==> flow/design.v <==
module abs_difference
#(parameter WIDTH = 8)
(ori, can, abs);
	input [WIDTH-1:0] ori, can;
	wire signed[WIDTH:0] neg1, neg2;
	output  [WIDTH-1:0] abs;
	assign neg1 = ori - can;
	assign neg2 = can - ori;
	assign abs = (neg1 < 0)? neg2[7:0] : neg1[7:0];
endmodule	
module SAD_4x8
#(parameter WIDTH = 8)
(
	input clk, rst, en,
	input [WIDTH-1:0]
		ori_0,
		ori_1,
		ori_2,
		ori_3,
		ori_4,
		ori_5,
		ori_6,
		ori_7,
		ori_8,
		ori_9,
		ori_10,
		ori_11,
		ori_12,
		ori_13,
		ori_14,
		ori_15,
		ori_16,
		ori_17,
		ori_18,
		ori_19,
		ori_20,
		ori_21,
		ori_22,
		ori_23,
		ori_24,
		ori_25,
		ori_26,
		ori_27,
		ori_28,
		ori_29,
		ori_30,
		ori_31,
		can_0,
		can_1,
		can_2,
		can_3,
		can_4,
		can_5,
		can_6,
		can_7,
		can_8,
		can_9,
		can_10,
		can_11,
		can_12,
		can_13,
		can_14,
		can_15,
		can_16,
		can_17,
		can_18,
		can_19,
		can_20,
		can_21,
		can_22,
		can_23,
		can_24,
		can_25,
		can_26,
		can_27,
		can_28,
		can_29,
		can_30,
		can_31,
	output [WIDTH+4:0] out_sad
 );
	reg [WIDTH-1:0] reg_ori_0,
					reg_ori_1,
					reg_ori_2,
					reg_ori_3,
					reg_ori_4,
					reg_ori_5,
					reg_ori_6,
					reg_ori_7,
					reg_ori_8,
					reg_ori_9,
					reg_ori_10,
					reg_ori_11,
					reg_ori_12,
					reg_ori_13,
					reg_ori_14,
					reg_ori_15,
					reg_ori_16,
					reg_ori_17,
					reg_ori_18,
					reg_ori_19,
					reg_ori_20,
					reg_ori_21,
					reg_ori_22,
					reg_ori_23,
					reg_ori_24,
					reg_ori_25,
					reg_ori_26,
					reg_ori_27,
					reg_ori_28,
					reg_ori_29,
					reg_ori_30,
					reg_ori_31,
					reg_can_0,
					reg_can_1,
					reg_can_2,
					reg_can_3,
					reg_can_4,
					reg_can_5,
					reg_can_6,
					reg_can_7,
					reg_can_8,
					reg_can_9,
					reg_can_10,
					reg_can_11,
					reg_can_12,
					reg_can_13,
					reg_can_14,
					reg_can_15,
					reg_can_16,
					reg_can_17,
					reg_can_18,
					reg_can_19,
					reg_can_20,
					reg_can_21,
					reg_can_22,
					reg_can_23,
					reg_can_24,
					reg_can_25,
					reg_can_26,
					reg_can_27,
					reg_can_28,
					reg_can_29,
					reg_can_30,
					reg_can_31;
	reg [WIDTH+1:0] reg_sum_0,
					reg_sum_1,
					reg_sum_2,
					reg_sum_3,
					reg_sum_4,
					reg_sum_5,
					reg_sum_6,
					reg_sum_7;
	reg [WIDTH+4:0] reg_total_sum;
	reg reg_en;
	wire [WIDTH+1:0] sum_0,
					 sum_1,
					 sum_2,
					 sum_3,
					 sum_4,
					 sum_5,
					 sum_6,
					 sum_7;
	wire [WIDTH-1:0] abs_diff_0,
					 abs_diff_1,
					 abs_diff_2,
					 abs_diff_3,
					 abs_diff_4,
					 abs_diff_5,
					 abs_diff_6,
					 abs_diff_7,
					 abs_diff_8,
					 abs_diff_9,
		 			 abs_diff_10,
		 			 abs_diff_11,
		 			 abs_diff_12,
		 			 abs_diff_13,
					 abs_diff_14,
					 abs_diff_15,
					 abs_diff_16,
					 abs_diff_17,
					 abs_diff_18,
					 abs_diff_19,
					 abs_diff_20,
					 abs_diff_21,
					 abs_diff_22,
					 abs_diff_23,
					 abs_diff_24,
					 abs_diff_25,
					 abs_diff_26,
					 abs_diff_27,
					 abs_diff_28,
					 abs_diff_29,
					 abs_diff_30,
					 abs_diff_31;
	always @(posedge clk)
	begin
		if(rst)
		begin
			reg_ori_0 <= 0;
			reg_ori_1 <= 0;
			reg_ori_2 <= 0;
			reg_ori_3 <= 0;
			reg_ori_4 <= 0;
			reg_ori_5 <= 0;
			reg_ori_6 <= 0;
			reg_ori_7 <= 0;
			reg_ori_8 <= 0;
			reg_ori_9 <= 0;
			reg_ori_10 <= 0;
			reg_ori_11 <= 0;
			reg_ori_12 <= 0;
			reg_ori_13 <= 0;
			reg_ori_14 <= 0;
			reg_ori_15 <= 0;
			reg_ori_16 <= 0;
			reg_ori_17 <= 0;
			reg_ori_18 <= 0;
			reg_ori_19 <= 0;
			reg_ori_20 <= 0;
			reg_ori_21 <= 0;
			reg_ori_22 <= 0;
			reg_ori_23 <= 0;
			reg_ori_24 <= 0;
			reg_ori_25 <= 0;
			reg_ori_26 <= 0;
			reg_ori_27 <= 0;
			reg_ori_28 <= 0;
			reg_ori_29 <= 0;
			reg_ori_30 <= 0;
			reg_ori_31 <= 0;
			reg_can_0 <= 0;
			reg_can_1 <= 0;
			reg_can_2 <= 0;
			reg_can_3 <= 0;
			reg_can_4 <= 0;
			reg_can_5 <= 0;
			reg_can_6 <= 0;
			reg_can_7 <= 0;
			reg_can_8 <= 0;
			reg_can_9 <= 0;
			reg_can_10 <= 0;
			reg_can_11 <= 0;
			reg_can_12 <= 0;
			reg_can_13 <= 0;
			reg_can_14 <= 0;
			reg_can_15 <= 0;
			reg_can_16 <= 0;
			reg_can_17 <= 0;
			reg_can_18 <= 0;
			reg_can_19 <= 0;
			reg_can_20 <= 0;
			reg_can_21 <= 0;
			reg_can_22 <= 0;
			reg_can_23 <= 0;
			reg_can_24 <= 0;
			reg_can_25 <= 0;
			reg_can_26 <= 0;
			reg_can_27 <= 0;
			reg_can_28 <= 0;
			reg_can_29 <= 0;
			reg_can_30 <= 0;
			reg_can_31 <= 0;
			reg_en <= 0;			
		end
		else
		begin
			if(en)
			begin
				reg_ori_0 <= ori_0;
				reg_ori_1 <= ori_1;
				reg_ori_2 <= ori_2;
				reg_ori_3 <= ori_3;
				reg_ori_4 <= ori_4;
				reg_ori_5 <= ori_5;
				reg_ori_6 <= ori_6;
				reg_ori_7 <= ori_7;
				reg_ori_8 <= ori_8;
				reg_ori_9 <= ori_9;
				reg_ori_10 <= ori_10;
				reg_ori_11 <= ori_11;
				reg_ori_12 <= ori_12;
				reg_ori_13 <= ori_13;
				reg_ori_14 <= ori_14;
				reg_ori_15 <= ori_15;
				reg_ori_16 <= ori_16;
				reg_ori_17 <= ori_17;
				reg_ori_18 <= ori_18;
				reg_ori_19 <= ori_19;
				reg_ori_20 <= ori_20;
				reg_ori_21 <= ori_21;
				reg_ori_22 <= ori_22;
				reg_ori_23 <= ori_23;
				reg_ori_24 <= ori_24;
				reg_ori_25 <= ori_25;
				reg_ori_26 <= ori_26;
				reg_ori_27 <= ori_27;
				reg_ori_28 <= ori_28;
				reg_ori_29 <= ori_29;
				reg_ori_30 <= ori_30;
				reg_ori_31 <= ori_31;
				reg_can_0 <= can_0;
				reg_can_1 <= can_1;
				reg_can_2 <= can_2;
				reg_can_3 <= can_3;
				reg_can_4 <= can_4;
				reg_can_5 <= can_5;
				reg_can_6 <= can_6;
				reg_can_7 <= can_7;
				reg_can_8 <= can_8;
				reg_can_9 <= can_9;
				reg_can_10 <= can_10;
				reg_can_11 <= can_11;
				reg_can_12 <= can_12;
				reg_can_13 <= can_13;
				reg_can_14 <= can_14;
				reg_can_15 <= can_15;
				reg_can_16 <= can_16;
				reg_can_17 <= can_17;
				reg_can_18 <= can_18;
				reg_can_19 <= can_19;
				reg_can_20 <= can_20;
				reg_can_21 <= can_21;
				reg_can_22 <= can_22;
				reg_can_23 <= can_23;
				reg_can_24 <= can_24;
				reg_can_25 <= can_25;
				reg_can_26 <= can_26;
				reg_can_27 <= can_27;
				reg_can_28 <= can_28;
				reg_can_29 <= can_29;
				reg_can_30 <= can_30;
				reg_can_31 <= can_31;
			end
			reg_en <= en;
		end
	end
	abs_difference #(WIDTH) b_abs_diff_0 (reg_ori_0, reg_can_0, abs_diff_0);
	abs_difference #(WIDTH) b_abs_diff_1 (reg_ori_1, reg_can_1, abs_diff_1);
	abs_difference #(WIDTH) b_abs_diff_2 (reg_ori_2, reg_can_2, abs_diff_2);
	abs_difference #(WIDTH) b_abs_diff_3 (reg_ori_3, reg_can_3, abs_diff_3);
	abs_difference #(WIDTH) b_abs_diff_4 (reg_ori_4, reg_can_4, abs_diff_4);
	abs_difference #(WIDTH) b_abs_diff_5 (reg_ori_5, reg_can_5, abs_diff_5);
	abs_difference #(WIDTH) b_abs_diff_6 (reg_ori_6, reg_can_6, abs_diff_6);
	abs_difference #(WIDTH) b_abs_diff_7 (reg_ori_7, reg_can_7, abs_diff_7);
	abs_difference #(WIDTH) b_abs_diff_8 (reg_ori_8, reg_can_8, abs_diff_8);
	abs_difference #(WIDTH) b_abs_diff_9 (reg_ori_9, reg_can_9, abs_diff_9);
	abs_difference #(WIDTH) b_abs_diff_10 (reg_ori_10, reg_can_10, abs_diff_10);
	abs_difference #(WIDTH) b_abs_diff_11 (reg_ori_11, reg_can_11, abs_diff_11);
	abs_difference #(WIDTH) b_abs_diff_12 (reg_ori_12, reg_can_12, abs_diff_12);
	abs_difference #(WIDTH) b_abs_diff_13 (reg_ori_13, reg_can_13, abs_diff_13);
	abs_difference #(WIDTH) b_abs_diff_14 (reg_ori_14, reg_can_14, abs_diff_14);
	abs_difference #(WIDTH) b_abs_diff_15 (reg_ori_15, reg_can_15, abs_diff_15);
	abs_difference #(WIDTH) b_abs_diff_16 (reg_ori_16, reg_can_16, abs_diff_16);
	abs_difference #(WIDTH) b_abs_diff_17 (reg_ori_17, reg_can_17, abs_diff_17);
	abs_difference #(WIDTH) b_abs_diff_18 (reg_ori_18, reg_can_18, abs_diff_18);
	abs_difference #(WIDTH) b_abs_diff_19 (reg_ori_19, reg_can_19, abs_diff_19);
	abs_difference #(WIDTH) b_abs_diff_20 (reg_ori_20, reg_can_20, abs_diff_20);
	abs_difference #(WIDTH) b_abs_diff_21 (reg_ori_21, reg_can_21, abs_diff_21);
	abs_difference #(WIDTH) b_abs_diff_22 (reg_ori_22, reg_can_22, abs_diff_22);
	abs_difference #(WIDTH) b_abs_diff_23 (reg_ori_23, reg_can_23, abs_diff_23);
	abs_difference #(WIDTH) b_abs_diff_24 (reg_ori_24, reg_can_24, abs_diff_24);
	abs_difference #(WIDTH) b_abs_diff_25 (reg_ori_25, reg_can_25, abs_diff_25);
	abs_difference #(WIDTH) b_abs_diff_26 (reg_ori_26, reg_can_26, abs_diff_26);
	abs_difference #(WIDTH) b_abs_diff_27 (reg_ori_27, reg_can_27, abs_diff_27);
	abs_difference #(WIDTH) b_abs_diff_28 (reg_ori_28, reg_can_28, abs_diff_28);
	abs_difference #(WIDTH) b_abs_diff_29 (reg_ori_29, reg_can_29, abs_diff_29);
	abs_difference #(WIDTH) b_abs_diff_30 (reg_ori_30, reg_can_30, abs_diff_30);
	abs_difference #(WIDTH) b_abs_diff_31 (reg_ori_31, reg_can_31, abs_diff_31);
	assign sum_0 = abs_diff_0 +
				   abs_diff_1 +
				   abs_diff_2 +
				   abs_diff_3;
	assign sum_1 = abs_diff_4 +
				   abs_diff_5 +
				   abs_diff_6 +
				   abs_diff_7;
	assign sum_2 = abs_diff_8 +
				   abs_diff_9 +
				   abs_diff_10 +
				   abs_diff_11;
    assign sum_3 = abs_diff_12 +
				   abs_diff_13 +
				   abs_diff_14 +
				   abs_diff_15;
	assign sum_4 = abs_diff_16 +
				   abs_diff_17 +
				   abs_diff_18 +
				   abs_diff_19;
	assign sum_5 = abs_diff_20 +
				   abs_diff_21 +
				   abs_diff_22 +
				   abs_diff_23;
	assign sum_6 = abs_diff_24 +
				   abs_diff_25 +
				   abs_diff_26 +
				   abs_diff_27;
	assign sum_7 = abs_diff_28 +
				   abs_diff_29 +
				   abs_diff_30 +
				   abs_diff_31;
	always @(posedge clk)
	begin
		if(rst)
		begin
			reg_sum_0 <= 0;
			reg_sum_1 <= 0;
			reg_sum_2 <= 0;
			reg_sum_3 <= 0;
			reg_sum_4 <= 0;
			reg_sum_5 <= 0;
			reg_sum_6 <= 0;
			reg_sum_7 <= 0;
		end
		else
		begin
			reg_sum_0 <= sum_0;
			reg_sum_1 <= sum_1;
			reg_sum_2 <= sum_2;
			reg_sum_3 <= sum_3;
			reg_sum_4 <= sum_4;
			reg_sum_5 <= sum_5;
			reg_sum_6 <= sum_6;
			reg_sum_7 <= sum_7;
		end
	end
	always @(posedge clk)
	begin
		if(rst)
		begin
			reg_total_sum <= 0;
		end
		else
		begin
			if(reg_en)
				reg_total_sum <= reg_sum_0 +
								 reg_sum_1 +
								 reg_sum_2 +
								 reg_sum_3 +
								 reg_sum_4 +
								 reg_sum_5 +
								 reg_sum_6 +
								 reg_sum_7;
		end
	end
	assign out_sad = reg_total_sum;
endmodule
module control
(
	input  clk, rst, init, finish, ack,
 	output en, done, rst_sad
);
	reg [3:0] state;
	reg reg_en, reg_done, reg_rst_sad;
	parameter INIT = 0, CALC = 1, WAIT = 2, DONE = 3;
	always @(state)
	begin
		case(state)
			INIT:
			begin
				reg_rst_sad = 1;
				reg_done = 0;
				reg_en = 0;
			end
			CALC:
			begin
				reg_rst_sad = 0;
				reg_done = 0;
				reg_en = 1;
			end
			WAIT:
			begin
				reg_rst_sad = 0;
				reg_done = 0;
				reg_en = 1;
			end
			DONE:
			begin
				reg_rst_sad = 0;
				reg_done = 1;
				reg_en = 0;
			end
			default:
			begin
				reg_rst_sad = 1;
				reg_done = 0;
				reg_en = 0;
			end
		endcase
	end
	always @(posedge clk or posedge rst)
	begin
		if(rst)
			state <= INIT;
		else
		begin
			case(state)
				INIT:
				begin
					if(init)
						state <= CALC;
					else
						state <= INIT;
				end
				CALC:
				begin
					if(init)
						state <= CALC;
					else
						state <= WAIT;
				end
				WAIT:
				begin
					if(finish)
						state <= DONE;
					else
						state <= WAIT;
				end
				DONE:
				begin
					if(ack)
						state <= INIT;
					else
						state <= DONE;
				end
			endcase
		end
	end
	assign rst_sad = reg_rst_sad;
	assign en = reg_en;
	assign done = reg_done;
endmodule
module top_level
#(parameter WIDTH = 8)
(
	input clk, rst, init, finish, ack,
	input [WIDTH-1:0]
		ori_0,
		ori_1,
		ori_2,
		ori_3,
		ori_4,
		ori_5,
		ori_6,
		ori_7,
		ori_8,
		ori_9,
		ori_10,
		ori_11,
		ori_12,
		ori_13,
		ori_14,
		ori_15,
		ori_16,
		ori_17,
		ori_18,
		ori_19,
		ori_20,
		ori_21,
		ori_22,
		ori_23,
		ori_24,
		ori_25,
		ori_26,
		ori_27,
		ori_28,
		ori_29,
		ori_30,
		ori_31,
		can_0,
		can_1,
		can_2,
		can_3,
		can_4,
		can_5,
		can_6,
		can_7,
		can_8,
		can_9,
		can_10,
		can_11,
		can_12,
		can_13,
		can_14,
		can_15,
		can_16,
		can_17,
		can_18,
		can_19,
		can_20,
		can_21,
		can_22,
		can_23,
		can_24,
		can_25,
		can_26,
		can_27,
		can_28,
		can_29,
		can_30,
		can_31,
	output done,
	output [WIDTH+4:0] out_sad
	);
	reg [WIDTH-1:0] reg_ori_0,
					reg_ori_1,
					reg_ori_2,
					reg_ori_3,
					reg_ori_4,
					reg_ori_5,
					reg_ori_6,
					reg_ori_7,
					reg_ori_8,
					reg_ori_9,
					reg_ori_10,
					reg_ori_11,
					reg_ori_12,
					reg_ori_13,
					reg_ori_14,
					reg_ori_15,
					reg_ori_16,
					reg_ori_17,
					reg_ori_18,
					reg_ori_19,
					reg_ori_20,
					reg_ori_21,
					reg_ori_22,
					reg_ori_23,
					reg_ori_24,
					reg_ori_25,
					reg_ori_26,
					reg_ori_27,
					reg_ori_28,
					reg_ori_29,
					reg_ori_30,
					reg_ori_31,
					reg_can_0,
					reg_can_1,
					reg_can_2,
					reg_can_3,
					reg_can_4,
					reg_can_5,
					reg_can_6,
					reg_can_7,
					reg_can_8,
					reg_can_9,
					reg_can_10,
					reg_can_11,
					reg_can_12,
					reg_can_13,
					reg_can_14,
					reg_can_15,
					reg_can_16,
					reg_can_17,
					reg_can_18,
					reg_can_19,
					reg_can_20,
					reg_can_21,
					reg_can_22,
					reg_can_23,
					reg_can_24,
					reg_can_25,
					reg_can_26,
					reg_can_27,
					reg_can_28,
					reg_can_29,
					reg_can_30,
					reg_can_31;
	wire rst_regs, en;
	control b_control(
		.clk(clk),
		.rst(rst),
		.init(init),
		.finish(finish),
		.ack(ack),
		.en(en),
		.done(done),
		.rst_sad(rst_regs)
		);
	SAD_4x8 b_SAD_4x8(
		.clk(clk),
		.rst(rst_regs),
		.en(en),
		.ori_0(ori_0),
		.ori_1(ori_1),
		.ori_2(ori_2),
		.ori_3(ori_3),
		.ori_4(ori_4),
		.ori_5(ori_5),
		.ori_6(ori_6),
		.ori_7(ori_7),
		.ori_8(ori_8),
		.ori_9(ori_9),
		.ori_10(ori_10),
		.ori_11(ori_11),
		.ori_12(ori_12),
		.ori_13(ori_13),
		.ori_14(ori_14),
		.ori_15(ori_15),
		.ori_16(ori_16),
		.ori_17(ori_17),
		.ori_18(ori_18),
		.ori_19(ori_19),
		.ori_20(ori_20),
		.ori_21(ori_21),
		.ori_22(ori_22),
		.ori_23(ori_23),
		.ori_24(ori_24),
		.ori_25(ori_25),
		.ori_26(ori_26),
		.ori_27(ori_27),
		.ori_28(ori_28),
		.ori_29(ori_29),
		.ori_30(ori_30),
		.ori_31(ori_31),
		.can_0(can_0),
		.can_1(can_1),
		.can_2(can_2),
		.can_3(can_3),
		.can_4(can_4),
		.can_5(can_5),
		.can_6(can_6),
		.can_7(can_7),
		.can_8(can_8),
		.can_9(can_9),
		.can_10(can_10),
		.can_11(can_11),
		.can_12(can_12),
		.can_13(can_13),
		.can_14(can_14),
		.can_15(can_15),
		.can_16(can_16),
		.can_17(can_17),
		.can_18(can_18),
		.can_19(can_19),
		.can_20(can_20),
		.can_21(can_21),
		.can_22(can_22),
		.can_23(can_23),
		.can_24(can_24),
		.can_25(can_25),
		.can_26(can_26),
		.can_27(can_27),
		.can_28(can_28),
		.can_29(can_29),
		.can_30(can_30),
		.can_31(can_31),
		.out_sad(out_sad)
		);
endmodule
Step by step through the tools: top_level

The steps from the RTL of top_level to its reports follow in flow order.
Lines are those of the file above, counted from 1.
Cell names lack the library's common part.
A cell with - has no value.

Design top: top_level
Clock port: clk
Cell library: sky130hd
Library corner: tt_025C_1v80

After elaboration

Yosys after proc, flatten, opt, wreduce and memory -nomap, before mapping. Memory bits, and registers merged into a memory's read port (data or address), are not among the register bits. Print and check cells are not counted. Equal cells are merged and count once.

Multiplexer cells: 39
Magnitude comparators: 32
Add/sub/neg operators: 95
Reductions and logical operators: 4
Equal/unequal tests: 3

Operators with widths:

| kind                                                                   | number |
| 8-bit by 8-bit subtractor with 9-bit output                            | 32 |
| 9-bit by 1-bit < comparator with 1-bit output (second input constant)  | 32 |
| 8-bit subtractor                                                       | 32 |
| 8-bit 2-to-1 mux                                                       | 32 |
| 10-bit by 8-bit adder with 10-bit output                               | 16 |
| 13-bit by 10-bit adder with 13-bit output                              | 6 |
| 8-bit by 8-bit adder with 9-bit output                                 | 8 |
| 4-bit parallel mux with 4-bit select                                   | 1 |
| 10-bit by 10-bit adder with 11-bit output                              | 1 |
| 4-bit by 2-bit equality test with 1-bit output (second input constant) | 2 |
| 4-bit by 1-bit equality test with 1-bit output (second input constant) | 1 |
| 4-bit zero test                                                        | 1 |
| 4-bit nonzero test                                                     | 1 |
| 2-bit 2-to-1 mux                                                       | 2 |
| 1-bit 2-to-1 mux                                                       | 4 |
| 3-bit OR reduction                                                     | 1 |
| 2-bit OR reduction                                                     | 1 |

Word-level cells: 248
Bits of input ports: 517
Output and inout port bits: 14
Bits in registers: 610

Logic depth

Yosys ltp: most cells in a row. Word level: on the elaborated netlist, between registers, memories and ports. Mapped: between sequential cells and ports; inverters and the memories' decode and read muxes count.

Word-level depth: 7
ABC_AREA: 0
Mapped depth: 24
Depth with buffers taken out: 24

After synthesis

Source: synth_stat.txt of the flow (Yosys; design flattened, memories mapped). It holds for the ABC_AREA given above (unset counts as 0); a run with the other value may have another netlist.

Cells by type:

| type     | number | area in all (um^2) |
| dfxtp_1  | 606    | 1.21E+04 |
| ha_1     | 635    | 7945.12 |
| fa_1     | 193    | 3.86E+03 |
| o31ai_1  | 512    | 3.84E+03 |
| inv_1    | 885    | 3.32E+03 |
| nand2_1  | 692    | 2.6E+03 |
| a21oi_1  | 315    | 1.58E+03 |
| mux2i_1  | 109    | 1.09E+03 |
| xor2_1   | 121    | 1.06E+03 |
| clkbuf_1 | 272    | 1.02E+03 |
| xnor2_1  | 117    | 1.02E+03 |
| nor2_1   | 230    | 863.328 |
| a21o_1   | 107    | 803.27 |
| o21ai_0  | 141    | 705.677 |
| nand3_1  | 124    | 620.595 |
| nand4_1  | 93     | 581.808 |
| o21a_1   | 77     | 578.054 |
| o21bai_1 | 68     | 510.49 |

Other cell types: 63; their cells: 821.

Mapped cells: 6118
Sequential part of the area: 12233.0 um^2
Synthesis area: 50689.9 um^2
Buffer cells: 308
Flip-flops: 610

By module: a second synthesis without flattening, with its own total; a netlist apart from the flattened one above.

Cell total of the unflattened synthesis: 5254
Area total of the unflattened synthesis: 48272.5 um^2

Rows give one instance, submodules left out.

By module:

| module                   | instances | area (um^2) | cells |
| SAD_4x8                  | 1         | 27126.0     | 2517 |
| abs_difference (WIDTH=8) | 32        | 655.6       | 85 |
| control                  | 1         | 166.4       | 17 |
| top_level                | 1         | 0.0         | 0 |

Timing after synthesis

OpenSTA on the mapped netlist: ideal clock, no wires. The path of least setup slack (recovery checks aside). Input and output delay are each 20% of the period. Register names are those of the netlist, which keeps one name where synthesis merged equal registers.

Path type: reg-to-reg
From: register b_SAD_4x8.reg_sum_1[0]
To: register b_SAD_4x8.reg_total_sum[12]
Buffers on the path: 0
Delay of the path: 5.433 ns
Period: 5.8 ns
Library setup time: 0.078 ns
Driving pins on the path: 22
Path slack: 0.367 ns
Required time: 5.722 ns
Data arrival time: 5.355 ns
Period reached after synthesis: 5.433 ns

"delay of the path" is the arrival time less input delay plus setup time.
"driving pins on the path": output pins that drive a net of the path, with the launching flip-flop's if there is one; two outputs of one cell count as two.
"period reached after synthesis" = period - worst setup slack (recovery checks aside). The figure is calculated, with input and output delays left at 20% of the set period.
The rows between start and end are the longest chain of elaborated cells between them; the timing report does not say that the signal goes this way. Where chains are equally long, one stands for them.
Each line given opens the expression or statement behind the cell; cells for indexed reads and writes are added by Yosys, which also makes memories of some case tables.

Path through: dfxtp_1 ha_1 fa_1 a21o_1 a21oi_1 nor2b_1 o21a_1 o41ai_1 xnor2_1 fa_1 inv_1 fa_1 fa_1 fa_1 inv_1 ha_1 a21o_1 a21o_1 a221oi_1 o21ai_0 and3_1 nor3_1
Cells in the longest elaborated chain: 7

RTL lines, path after synthesis:

| what                                                   | RTL line | text |
| start, declared                                        | 147      | `reg_sum_1,` |
| start, assigned                                        | 407      | `reg_sum_1 <= 0;` |
| start, assigned                                        | 418      | `reg_sum_1 <= sum_1;` |
| 10-bit by 10-bit adder with 11-bit output              | 436      | `reg_total_sum <= reg_sum_0 +` |
| 13-bit by 10-bit adder with 13-bit output (6 in a row) | 436      |  |
| end, assigned                                          | 431      | `reg_total_sum <= 0;` |
| end, assigned                                          | 436      |  |
| end, declared                                          | 154      | `reg [WIDTH+4:0] reg_total_sum;` |

Timing after layout

Path of least setup slack in the final report of job 1 (OpenROAD, finished layout, wires in). Where an end is a register, its clock arrival counts in the times.

Path type: reg-to-reg
From: register b_SAD_4x8.reg_sum_0[1]
To: register b_SAD_4x8.reg_total_sum[12]
Path slack: 0.22 ns
Required time: 6.13 ns
Driving pins on the path: 21
Data arrival time: 5.91 ns
Period: 5.61 ns
Library setup time: 0.12 ns
Buffers on the path: 0

The rows between start and end are the longest chain of elaborated cells between them; the timing report does not say that the signal goes this way. Where chains are equally long, one stands for them.

Path through: dfxtp_2 ha_1 a21o_1 a21oi_2 o21ai_1 or4_1 a2111o_1 o211ai_1 fa_1 inv_1 fa_1 fa_1 fa_1 inv_1 ha_4 a21o_1 a21o_1 a221oi_2 o21ai_1 nor3b_2 nor3_2
Cells in the longest elaborated chain: 7

RTL lines, path post-layout:

| what                                                   | RTL line | text |
| start, declared                                        | 146      | `reg [WIDTH+1:0] reg_sum_0,` |
| start, assigned                                        | 406      | `reg_sum_0 <= 0;` |
| start, assigned                                        | 417      | `reg_sum_0 <= sum_0;` |
| 10-bit by 10-bit adder with 11-bit output              | 436      | `reg_total_sum <= reg_sum_0 +` |
| 13-bit by 10-bit adder with 13-bit output (6 in a row) | 436      |  |
| end, assigned                                          | 431      | `reg_total_sum <= 0;` |
| end, assigned                                          | 436      |  |
| end, declared                                          | 154      | `reg [WIDTH+4:0] reg_total_sum;` |

--- measured runs ---
3 stored runs of top_level in the flow (synthesis by Yosys, layout by OpenROAD, sky130hd cells), in arbitrary order. Constraints: input delay and output delay 20% of the set period each, output load 0.01 pF.
"reached clock period" means the clock period less the worst setup slack. The figure is calculated, with input and output delays left at 20% of the set period.
"time of the worst setup path": the worst setup path's part of the clock period (all of it between registers, 20% less for each end at a port) less its slack. A launch clock that arrives late makes it longer, a capture clock that arrives late makes it shorter.

## Job 1

==> flow/run.sh <==
#!/bin/bash
# the make line also repeats the synthesis and layout settings of config.mk as NAME=value (left out here)
make -C /OpenROAD-flow-scripts/flow DESIGN_CONFIG=/design/flow/config.mk WORK_HOME=/design/flow/orfs CLKGATE_MAP_FILE= finish
==> flow/config.mk <==
export PLATFORM = sky130hd
export DESIGN_NAME = top_level
export DESIGN_NICKNAME = top_level
export VERILOG_FILES = /design/flow/design.v
export SDC_FILE = /design/flow/constraint.sdc
export NUM_CORES = 4
export LEC_CHECK = 0
export CAP_MARGIN = 20
export CORE_MARGIN = 2
export CORE_UTILIZATION = 49
export SLEW_MARGIN = 20
==> flow/constraint.sdc <==
create_clock -name core_clock -period 5.61 [get_ports {clk}]
set_input_delay 1.1220 -clock core_clock [delete_from_list [all_inputs] [get_ports {clk}]]
set_output_delay 1.1220 -clock core_clock [all_outputs]
set_load 0.01 [all_outputs]

| result of job 1 | value |
|---|---|
| post-route worst hold slack | 0.462 ns |
| time of the worst setup path | 5.39 ns |
| critical path type | reg-to-reg |
| area of the synthesized netlist | 50689.9 um^2 |
| standard-cell area after routing | 59609.7 um^2 |
| reached clock period | 5.391 ns |
| summed negative setup slack | 0.000 ns |
| overall die area | 106038.0 um^2 |
| final utilization | 58.3% |
| worst setup slack after layout | 0.219 ns |

## Job 2

==> flow/run.sh <==
#!/bin/bash
# the make line also repeats the synthesis and layout settings of config.mk as NAME=value (left out here)
make -C /OpenROAD-flow-scripts/flow DESIGN_CONFIG=/design/flow/config.mk WORK_HOME=/design/flow/orfs CLKGATE_MAP_FILE= finish
==> flow/config.mk <==
export PLATFORM = sky130hd
export DESIGN_NAME = top_level
export DESIGN_NICKNAME = top_level
export VERILOG_FILES = /design/flow/design.v
export SDC_FILE = /design/flow/constraint.sdc
export NUM_CORES = 4
export LEC_CHECK = 0
export CAP_MARGIN = 20
export CELL_PAD_IN_SITES_GLOBAL_PLACEMENT = 1
export CORE_ASPECT_RATIO = 1.25
export CORE_MARGIN = 6
export CORE_UTILIZATION = 40
export MAX_ROUTING_LAYER = met4
export PLACE_DENSITY_LB_ADDON = 0.19
export SETUP_SLACK_MARGIN = 0.12
export SLEW_MARGIN = 25
export TNS_END_PERCENT = 65
==> flow/constraint.sdc <==
create_clock -name core_clock -period 5.8 [get_ports {clk}]
set_input_delay 1.1600 -clock core_clock [delete_from_list [all_inputs] [get_ports {clk}]]
set_output_delay 1.1600 -clock core_clock [all_outputs]
set_load 0.01 [all_outputs]

| result of job 2 | value |
|---|---|
| summed negative setup slack | 0.000 ns |
| post-route worst hold slack | 0.462 ns |
| area of the synthesized netlist | 50689.9 um^2 |
| time of the worst setup path | 5.46 ns |
| critical path type | reg-to-reg |
| final utilization | 47.7% |
| overall die area | 135464.0 um^2 |
| reached clock period | 5.463 ns |
| worst setup slack after layout | 0.337 ns |
| standard-cell area after routing | 59789.8 um^2 |

## Job 3

==> flow/run.sh <==
#!/bin/bash
# the make line also repeats the synthesis and layout settings of config.mk as NAME=value (left out here)
make -C /OpenROAD-flow-scripts/flow DESIGN_CONFIG=/design/flow/config.mk WORK_HOME=/design/flow/orfs CLKGATE_MAP_FILE= finish
==> flow/config.mk <==
export PLATFORM = sky130hd
export DESIGN_NAME = top_level
export DESIGN_NICKNAME = top_level
export VERILOG_FILES = /design/flow/design.v
export SDC_FILE = /design/flow/constraint.sdc
export NUM_CORES = 4
export LEC_CHECK = 0
export CAP_MARGIN = 20
export CELL_PAD_IN_SITES_GLOBAL_PLACEMENT = 2
export CORE_MARGIN = 2
export CORE_UTILIZATION = 37
export PLACE_DENSITY = 0.5
export SETUP_SLACK_MARGIN = -0.65
export SLEW_MARGIN = 5
==> flow/constraint.sdc <==
create_clock -name core_clock -period 7.09 [get_ports {clk}]
set_input_delay 1.4180 -clock core_clock [delete_from_list [all_inputs] [get_ports {clk}]]
set_output_delay 1.4180 -clock core_clock [all_outputs]
set_load 0.01 [all_outputs]

| result of job 3 | value |
|---|---|
| area of the synthesized netlist | 50689.9 um^2 |
| final utilization | 44.2% |
| standard-cell area after routing | 59952.5 um^2 |
| overall die area | 139977.0 um^2 |
| reached clock period | 5.854 ns |
| post-route worst hold slack | 0.464 ns |
| time of the worst setup path | 5.85 ns |
| critical path type | reg-to-reg |
| summed negative setup slack | 0.000 ns |
| worst setup slack after layout | 1.236 ns |
--- end ---
